==> flow/design.v <==
module processor
(
	output reg w_en,
	output reg done,
	output reg [7:0] addr,
	output reg [31:0] data_out,
	input clk,
	input rst_n,
	input start,
	input [31:0] data_in
);
	parameter RESET = 3'd0;
	parameter READ_DATA = 3'd1;
	parameter READ_INSTRUCTON = 3'd2;
	parameter DELAY = 3'd3;
	parameter EXECUTE = 3'd4;
	parameter ADD = 3'd0;
	parameter SUB = 3'd1;
	parameter MUL = 3'd2;
	parameter TR = 3'd3;
	parameter DET = 3'd4;
	reg [2:0] cs,ns;
	reg [1:0] read_data_counter;
	reg [3:0] a11,a12,a21,a22,b11,b12,b21,b22;
	always@(posedge clk or negedge rst_n)begin
		if(~rst_n) cs <= RESET;
		else cs <= ns;
	end
	always@(*)begin
		case(cs)
			RESET : ns = (start & rst_n) ? READ_DATA : RESET;
			READ_DATA : ns = (read_data_counter == 2) ? READ_INSTRUCTON : READ_DATA;
			READ_INSTRUCTON : ns = DELAY;
			DELAY : ns = EXECUTE;
			EXECUTE : ns = RESET;
			default : ns = RESET;
		endcase
	end
	always@(posedge clk or negedge rst_n)begin
		if(~rst_n)begin
			done <= 0;
			w_en <= 0;
			addr <= 8'd255;
			data_out <= 0;
			read_data_counter <= 0;
			a11 <= 0;
			a12 <= 0;
			a21 <= 0; 
			a22 <= 0;
			b11 <= 0;
			b12 <= 0;
			b21 <= 0;
			b22 <= 0;	
		end
		else begin
			case(ns)
				RESET : begin
					done <= 0;
					w_en <= 0;
					addr <= 8'd255;
					data_out <= 0;
					read_data_counter <= 0;
					a11 <= 0;
					a12 <= 0;
					a21 <= 0; 
					a22 <= 0;
					b11 <= 0;
					b12 <= 0;
					b21 <= 0;
					b22 <= 0;
				end
				READ_DATA : begin
					done <= 0;
					w_en <= 0;
					addr <= 8'd255;
					data_out <= 0;
					read_data_counter <= read_data_counter + 1;
					a11 <= data_in[3:0];
					a12 <= data_in[7:4];
					a21 <= data_in[11:8]; 
					a22 <= data_in[15:12];
					b11 <= data_in[19:16];
					b12 <= data_in[23:20];
					b21 <= data_in[27:24];
					b22 <= data_in[31:28];
				end
				READ_INSTRUCTON : begin
					done <= 0;
					w_en <= 0;
					addr <= 0;
					data_out <= 0;
					read_data_counter <= 0;
					a11 <= a11;
					a12 <= a12;
					a21 <= a21; 
					a22 <= a22;
					b11 <= b11;
					b12 <= b12;
					b21 <= b21;
					b22 <= b22;
				end
				DELAY : begin
					done <= done;
					w_en <= w_en;
					addr <= addr;
					data_out <= 0;
					read_data_counter <= 0;
					a11 <= a11;
					a12 <= a12;
					a21 <= a21; 
					a22 <= a22;
					b11 <= b11;
					b12 <= b12;
					b21 <= b21;
					b22 <= b22;
				end
				EXECUTE : begin
					addr <= data_in[7:0];
					read_data_counter <= read_data_counter;
					a11 <= a11;
					a12 <= a12;
					a21 <= a21; 
					a22 <= a22;
					b11 <= b11;
					b12 <= b12;
					b21 <= b21;
					b22 <= b22;
					case(data_in[31:29])
						ADD : begin
							done <= 1;
							w_en <= 1;
							data_out [7:0] <= $signed(a11) + $signed(b11);
							data_out [15:8] <= $signed(a12) + $signed(b12);
							data_out [23:16] <= $signed(a21) + $signed(b21);
							data_out [31:24] <= $signed(a22) + $signed(b22);
						end
						SUB : begin
							done <= 1;
							w_en <= 1;
							data_out [7:0] <= $signed(a11) - $signed(b11);
							data_out [15:8] <= $signed(a12) - $signed(b12);
							data_out [23:16] <= $signed(a21) - $signed(b21);
							data_out [31:24] <= $signed(a22) - $signed(b22);
						end
						MUL : begin
							done <= 1;
							w_en <= 1;
							data_out [7:0] <= ($signed(a11) * $signed(b11)) + ($signed(a12) * $signed(b21));
							data_out [15:8] <= ($signed(a11) * $signed(b12)) + ($signed(a12) * $signed(b22));
							data_out [23:16] <= ($signed(a21) * $signed(b11)) + ($signed(a22) * $signed(b21));
							data_out [31:24] <= ($signed(a21) * $signed(b12)) + ($signed(a22) * $signed(b22));
						end
						TR : begin
							done <= 1;
							w_en <= 1;
							data_out [7:0] <= {a11[3],a11[3],a11[3],a11[3],a11};
							data_out [15:8] <= {a21[3],a21[3],a21[3],a21[3],a21};
							data_out [23:16] <= {a12[3],a12[3],a12[3],a12[3],a12};
							data_out [31:24] <= {a22[3],a22[3],a22[3],a22[3],a22};
						end
						DET : begin
							done <= 1;
							w_en <= 1;
							data_out <= ($signed(a11) * $signed(a22)) - ($signed(a12) * $signed(a21));
						end
						default : begin
							done <= 0;
							w_en <= 0;
						end
					endcase
				end
			endcase
		end
	end
endmodule
# == Step by step through the tools: processor ==
# Tool output for the design above before and after an edit, in the order of the flow.
# "before" refers to lines of the RTL above, "after" to lines of the edited file.
# "change" is "after" less "before", of the values as shown; "change_rel_pct" is that difference over "before", in percent.
# Library cell names are shortened.
# A cell with n/a has no value.
# inputs
top_module,processor
clock_port,clk
library,sky130hd
lib_corner,tt_025C_1v80

# == The edit ==
# Unified diff, file above to edited file.
# The edit is scripted, without regard to the design's behaviour, which it may alter; it was not made to optimise anything.
# begin of diff
@@ -4,5 +4,5 @@
 	output reg done,
 	output reg [7:0] addr,
-	output reg [31:0] data_out,
+	output reg [39:0] data_out,
 	input clk,
 	input rst_n,
# end of diff

# == Word-level counts ==
# Yosys after proc, flatten, opt, wreduce and memory -nomap, before mapping. Memory bits, and registers merged into a memory's read port (data or address), are not among the register bits. Print and check cells are not counted.
# word_totals
item,before,after,change,change_rel_pct
register_bits,78,86,8,10.26
latchBits,0,0,0,n/a
ramBits,0,0,0,n/a
romBits,0,0,0,n/a
clocked_rd_ports_x_width,0,0,0,n/a
mem_count,0,0,0,n/a
inputBits,35,35,0,0.00
out_inout_bits,42,50,8,19.05
word_cells,88,93,5,5.68
# classes
item,before,after,change,change_rel_pct
n_addsub,14,14,0,0.00
n_mul,10,10,0,0.00
n_div,0,0,0,n/a
cmp,0,0,0,n/a
eq_ne,13,14,1,7.69
shift,0,0,0,n/a
mux,23,25,2,8.70
logic,1,1,0,0.00
reduce_and_logical,14,15,1,7.14
# op_table
cell,before,after,change,change_rel_pct
8-bit parallel mux with 2-bit select,4,5,1,25.00
2-bit AND reduction,1,2,1,100.00
8-bit 2-to-1 mux,0,1,1,n/a
2-bit inequality test with constant B,0,1,1,n/a
4-bit by 4-bit multiplier with 8-bit output,10,10,0,0.00
4-bit parallel mux with 2-bit select,8,8,0,0.00
3-bit by 2-bit == test with 1-bit output with constant B,6,6,0,0.00
4-bit by 4-bit adder with 5-bit output,4,4,0,0.00
8-bit adder,4,4,0,0.00
8-bit parallel mux with 5-bit select,4,4,0,0.00
2-bit nonzero test,4,4,0,0.00
4-bit by 4-bit subtractor with 5-bit output,4,4,0,0.00
3-bit by 1-bit == test with 1-bit output with constant B,3,3,0,0.00
3-bit zero test,3,3,0,0.00
3-bit == test with constant B,2,2,0,0.00
1-bit 2-to-1 mux,2,2,0,0.00
3-bit OR reduction,2,2,0,0.00
2-bit by 1-bit adder with 2-bit output with constant B,1,1,0,0.00
1-bit bitwise AND,1,1,0,0.00
2-bit == test with constant B,1,1,0,0.00
2-bit 2-to-1 mux,1,1,0,0.00
6-bit inequality test with constant B,1,1,0,0.00
1-bit parallel mux with 2-bit select,1,1,0,0.00
2-bit parallel mux with 2-bit select,1,1,0,0.00
3-bit parallel mux with 4-bit select,1,1,0,0.00
8-bit parallel mux with 3-bit select,1,1,0,0.00
3-bit nonzero test,1,1,0,0.00
2-bit OR reduction,1,1,0,0.00
# The list need not be complete.

# == Depth ==
# Depth = most cells in a row (Yosys ltp): at word level without a register or memory, in the mapped netlist without a sequential cell, where the memories' decode and read muxes count.
# depth
item,before,after,change,change_rel_pct
depth_word,7,7,0,0.00
abc_area,0,0,n/a,n/a
ltp_mapped,20,19,-1,-5.00
ltp_nobuf,19,18,-1,-5.26

# == Netlist ==
# Source: synth_stat.txt of the flow (Yosys; design flattened, memories mapped). It holds for the ABC_AREA given above (unset counts as 0); a run with the other value may have another netlist.
# synth_totals
item,before,after,change,change_rel_pct
cells,1297,1339,42,3.24
synth_area_um2,11604.9,11861.4,256.5,2.21
flip_flops,80,81,1,1.25
n_buf,45,57,12,26.67
# by_type
cell,before,after,change,change_rel_pct
nand2_1,102,157,55,53.92
nor2_1,97,70,-27,-27.84
nand3_1,24,5,-19,-79.17
o22ai_1,4,22,18,450.00
inv_1,238,222,-16,-6.72
a21oi_1,59,44,-15,-25.42
and2_1,47,58,11,23.40
a221oi_1,13,2,-11,-84.62
o21a_1,4,14,10,250.00
nor3_1,7,16,9,128.57
clkbuf_1,37,45,8,21.62
a21o_1,23,15,-8,-34.78
nand2b_1,9,16,7,77.78
o21ai_0,75,70,-5,-6.67
xor2_1,23,18,-5,-21.74
nor2b_1,9,14,5,55.56
buf_4,3,8,5,166.67
o211ai_1,0,5,5,n/a
# The list need not be complete.

# == Timing after synthesis ==
# Path of least setup slack by OpenSTA after synthesis, without wires, with an ideal clock, recovery checks aside; 20% of the period is set as input and as output delay. Where synthesis merged equal registers, the netlist keeps one of their names.
# synth_timing
item,before,after,change,change_rel_pct
path_type,reg-to-reg,reg-to-reg,n/a,n/a
start,register a22[1],register a22[1],n/a,n/a
end,register data_out[15],register data_out[27],n/a,n/a
period_ns,7.0,7.0,0.0,0.00
setup_ns,0.126,0.121,-0.005,n/a
launch_ns,0.000,0.000,0.000,n/a
arrival_time_ns,4.702,4.814,0.112,2.38
slack_ns,2.172,2.065,-0.107,n/a
delay_ns,4.828,4.935,0.107,2.22
path_stages,19,17,-2,-10.53
path_buffers,1,2,1,100.00
period_less_setup_slack_ns,4.828,4.935,0.107,2.22
# "delay_ns" is the arrival time less input delay plus setup time.
# "path_stages": output pins that drive a net of the path, with the launching flip-flop's if there is one; two outputs of one cell count as two.
# "period_less_setup_slack_ns" = period - worst setup slack (recovery checks aside). The figure is calculated, with input and output delays left at 20% of the set period.
# The rows between start and end are the longest chain of elaborated cells between them; the timing report does not say that the signal goes this way. Where chains are equally long, one stands for them.
# Each line given opens the expression or statement behind the cell; cells for indexed reads and writes are added by Yosys, which also makes memories of some case tables.
# A register here has more assigning lines than the two given.
# synth_via_before
path_cell_list,dfrtp_1 clkbuf_1 nand2_1 fa_1 fa_1 ha_1 inv_1 fa_1 inv_1 fa_1 inv_1 ha_1 a31oi_1 a22oi_1 a31oi_1 xnor2_2 o21bai_4 nor2_1 a221o_1
elab_chain_len,4
cone_cells,4
cone_lines,3
cone_classes,add/sub (1); mul (1); mux (2)
# synth_lines_before
item,line_no,rtl
from (decl),24,"reg [3:0] a11,a12,a21,a22,b11,b12,b21,b22;"
from (assign),81,a22 <= data_in[15:12];
from (assign),96,a22 <= a22;
4-bit by 4-bit multiplier with 8-bit output,164,data_out <= ($signed(a11) * $signed(a22)) - ($signed(a12) * $signed(a21));
8-bit by 8-bit subtractor with 9-bit output,164,
8-bit parallel mux with 5-bit select,128,case(data_in[31:29])
8-bit parallel mux with 2-bit select,56,case(ns)
to (assign),133,data_out [15:8] <= $signed(a12) + $signed(b12);
to (assign),141,data_out [15:8] <= $signed(a12) - $signed(b12);
to (decl),6,"output reg [31:0] data_out,"
# synth_via_after
path_cell_list,dfrtp_1 clkbuf_1 nand2_1 fa_1 fa_1 inv_1 fa_1 fa_1 ha_1 ha_1 or3_1 o221ai_1 a21oi_1 mux2_4 buf_6 nand4b_1 a22o_1
elab_chain_len,4
cone_cells,8
cone_lines,6
cone_classes,add/sub (4); mul (2); mux (2)
# synth_lines_after
item,line_no,rtl
from (decl),24,"reg [3:0] a11,a12,a21,a22,b11,b12,b21,b22;"
from (assign),81,a22 <= data_in[15:12];
from (assign),96,a22 <= a22;
4-bit by 4-bit multiplier with 8-bit output,164,data_out <= ($signed(a11) * $signed(a22)) - ($signed(a12) * $signed(a21));
8-bit by 8-bit subtractor with 9-bit output,164,
8-bit parallel mux with 5-bit select,128,case(data_in[31:29])
8-bit parallel mux with 2-bit select,56,case(ns)
to (assign),135,data_out [31:24] <= $signed(a22) + $signed(b22);
to (assign),143,data_out [31:24] <= $signed(a22) - $signed(b22);
to (decl),6,"output reg [39:0] data_out,"

# == Path in the finished layout ==
# Path of least setup slack in the final report of the runs of set A (OpenROAD, finished layout, wires in). Where an end is a register, its clock arrival counts in the times.
# layout_timing
item,before,after,change,change_rel_pct
path_type,reg-to-reg,reg-to-reg,n/a,n/a
start,register a22[3],register a22[1],n/a,n/a
end,register data_out[22],register data_out[14],n/a,n/a
period_ns,7.0,7.0,0.0,0.00
setup_ns,0.12,0.11,-0.01,n/a
launch_ns,0.35,0.36,0.01,2.86
arrival_time_ns,5.74,5.67,-0.07,-1.22
slack_ns,1.49,1.57,0.08,n/a
path_stages,20,15,-5,-25.00
path_buffers,0,0,0,n/a
# The rows between start and end are the longest chain of elaborated cells between them; the timing report does not say that the signal goes this way. Where chains are equally long, one stands for them.
# A register here has more assigning lines than the two given.
# layout_via_before
path_cell_list,dfrtp_1 clkinv_1 nor2_1 fa_1 inv_1 ha_1 ha_1 inv_1 fa_1 inv_1 fa_1 inv_1 ha_1 a31oi_1 a22oi_1 a31oi_1 xnor2_2 o21bai_4 nor2_1 a221o_1
elab_chain_len,4
cone_cells,6
cone_lines,4
cone_classes,add/sub (2); mul (2); mux (2)
# layout_lines_before
item,line_no,rtl
from (decl),24,"reg [3:0] a11,a12,a21,a22,b11,b12,b21,b22;"
from (assign),81,a22 <= data_in[15:12];
from (assign),96,a22 <= a22;
4-bit by 4-bit multiplier with 8-bit output,164,data_out <= ($signed(a11) * $signed(a22)) - ($signed(a12) * $signed(a21));
8-bit by 8-bit subtractor with 9-bit output,164,
8-bit parallel mux with 5-bit select,128,case(data_in[31:29])
8-bit parallel mux with 2-bit select,56,case(ns)
to (assign),134,data_out [23:16] <= $signed(a21) + $signed(b21);
to (assign),142,data_out [23:16] <= $signed(a21) - $signed(b21);
to (decl),6,"output reg [31:0] data_out,"
# layout_via_after
path_cell_list,dfrtp_1 nand2_1 fa_1 fa_1 inv_1 fa_1 fa_1 ha_1 ha_1 or3_1 o221ai_1 a21oi_1 mux2_4 o21a_1 a221o_1
elab_chain_len,4
cone_cells,4
cone_lines,3
cone_classes,add/sub (1); mul (1); mux (2)
# layout_lines_after
item,line_no,rtl
from (decl),24,"reg [3:0] a11,a12,a21,a22,b11,b12,b21,b22;"
from (assign),81,a22 <= data_in[15:12];
from (assign),96,a22 <= a22;
4-bit by 4-bit multiplier with 8-bit output,164,data_out <= ($signed(a11) * $signed(a22)) - ($signed(a12) * $signed(a21));
8-bit by 8-bit subtractor with 9-bit output,164,
8-bit parallel mux with 5-bit select,128,case(data_in[31:29])
8-bit parallel mux with 2-bit select,56,case(ns)
to (assign),133,data_out [15:8] <= $signed(a12) + $signed(b12);
to (assign),141,data_out [15:8] <= $signed(a12) - $signed(b12);
to (decl),6,"output reg [39:0] data_out,"

# == Measured runs ==
# Both versions went through the flow (Yosys, OpenROAD) with the same settings in each pair. Constraints: input delay and output delay 20% of the set period each, output load 0.01 pF.
# flow_settings_set_A
period_ns,7.0
CAP_MARGIN,20
CORE_MARGIN,2
CORE_UTILIZATION,40
SLEW_MARGIN,20
# measured_set_A
item,before,after,change,change_rel_pct
synth_chip_area_um2,11604.9,11861.4,256.5,2.21
die_footprint_um2,30390.9,31046.4,655.5,2.16
post_route_stdcell_area_um2,13057.5,13351.6,294.1,2.25
fin_util_pct,45.6,45.4,-0.2,n/a
ws_setup_ns,1.494,1.575,0.081,n/a
setup_tns_ns,0.000,0.000,0.000,n/a
final_hold_ws_ns,0.434,0.437,0.003,n/a
achieved_clock_period_ns,5.506,5.425,-0.081,-1.47
# flow_settings_set_B
CELL_PAD_IN_SITES_DETAIL_PLACEMENT,1
CELL_PAD_IN_SITES_GLOBAL_PLACEMENT,0
CORE_UTILIZATION,49
MAX_ROUTING_LAYER,met5
PLACE_DENSITY,0.7
SETUP_SLACK_MARGIN,-0.17
SLEW_MARGIN,10
period_ns,5.67
CAP_MARGIN,20
CORE_MARGIN,2
# measured_set_B
item,before,after,change,change_rel_pct
synth_chip_area_um2,11604.9,11861.4,256.5,2.21
die_footprint_um2,24930.8,25467.4,536.6,2.15
post_route_stdcell_area_um2,13181.4,13369.1,187.7,1.42
fin_util_pct,56.5,56.6,0.1,n/a
ws_setup_ns,0.323,0.327,0.004,n/a
setup_tns_ns,0.000,0.000,0.000,n/a
final_hold_ws_ns,0.439,0.451,0.012,n/a
achieved_clock_period_ns,5.347,5.343,-0.004,-0.07
# "achieved_clock_period_ns": clock period set for the run, less the worst setup slack. It is reckoned from that one timing run; input and output delays stay at 20% of the period that was set.
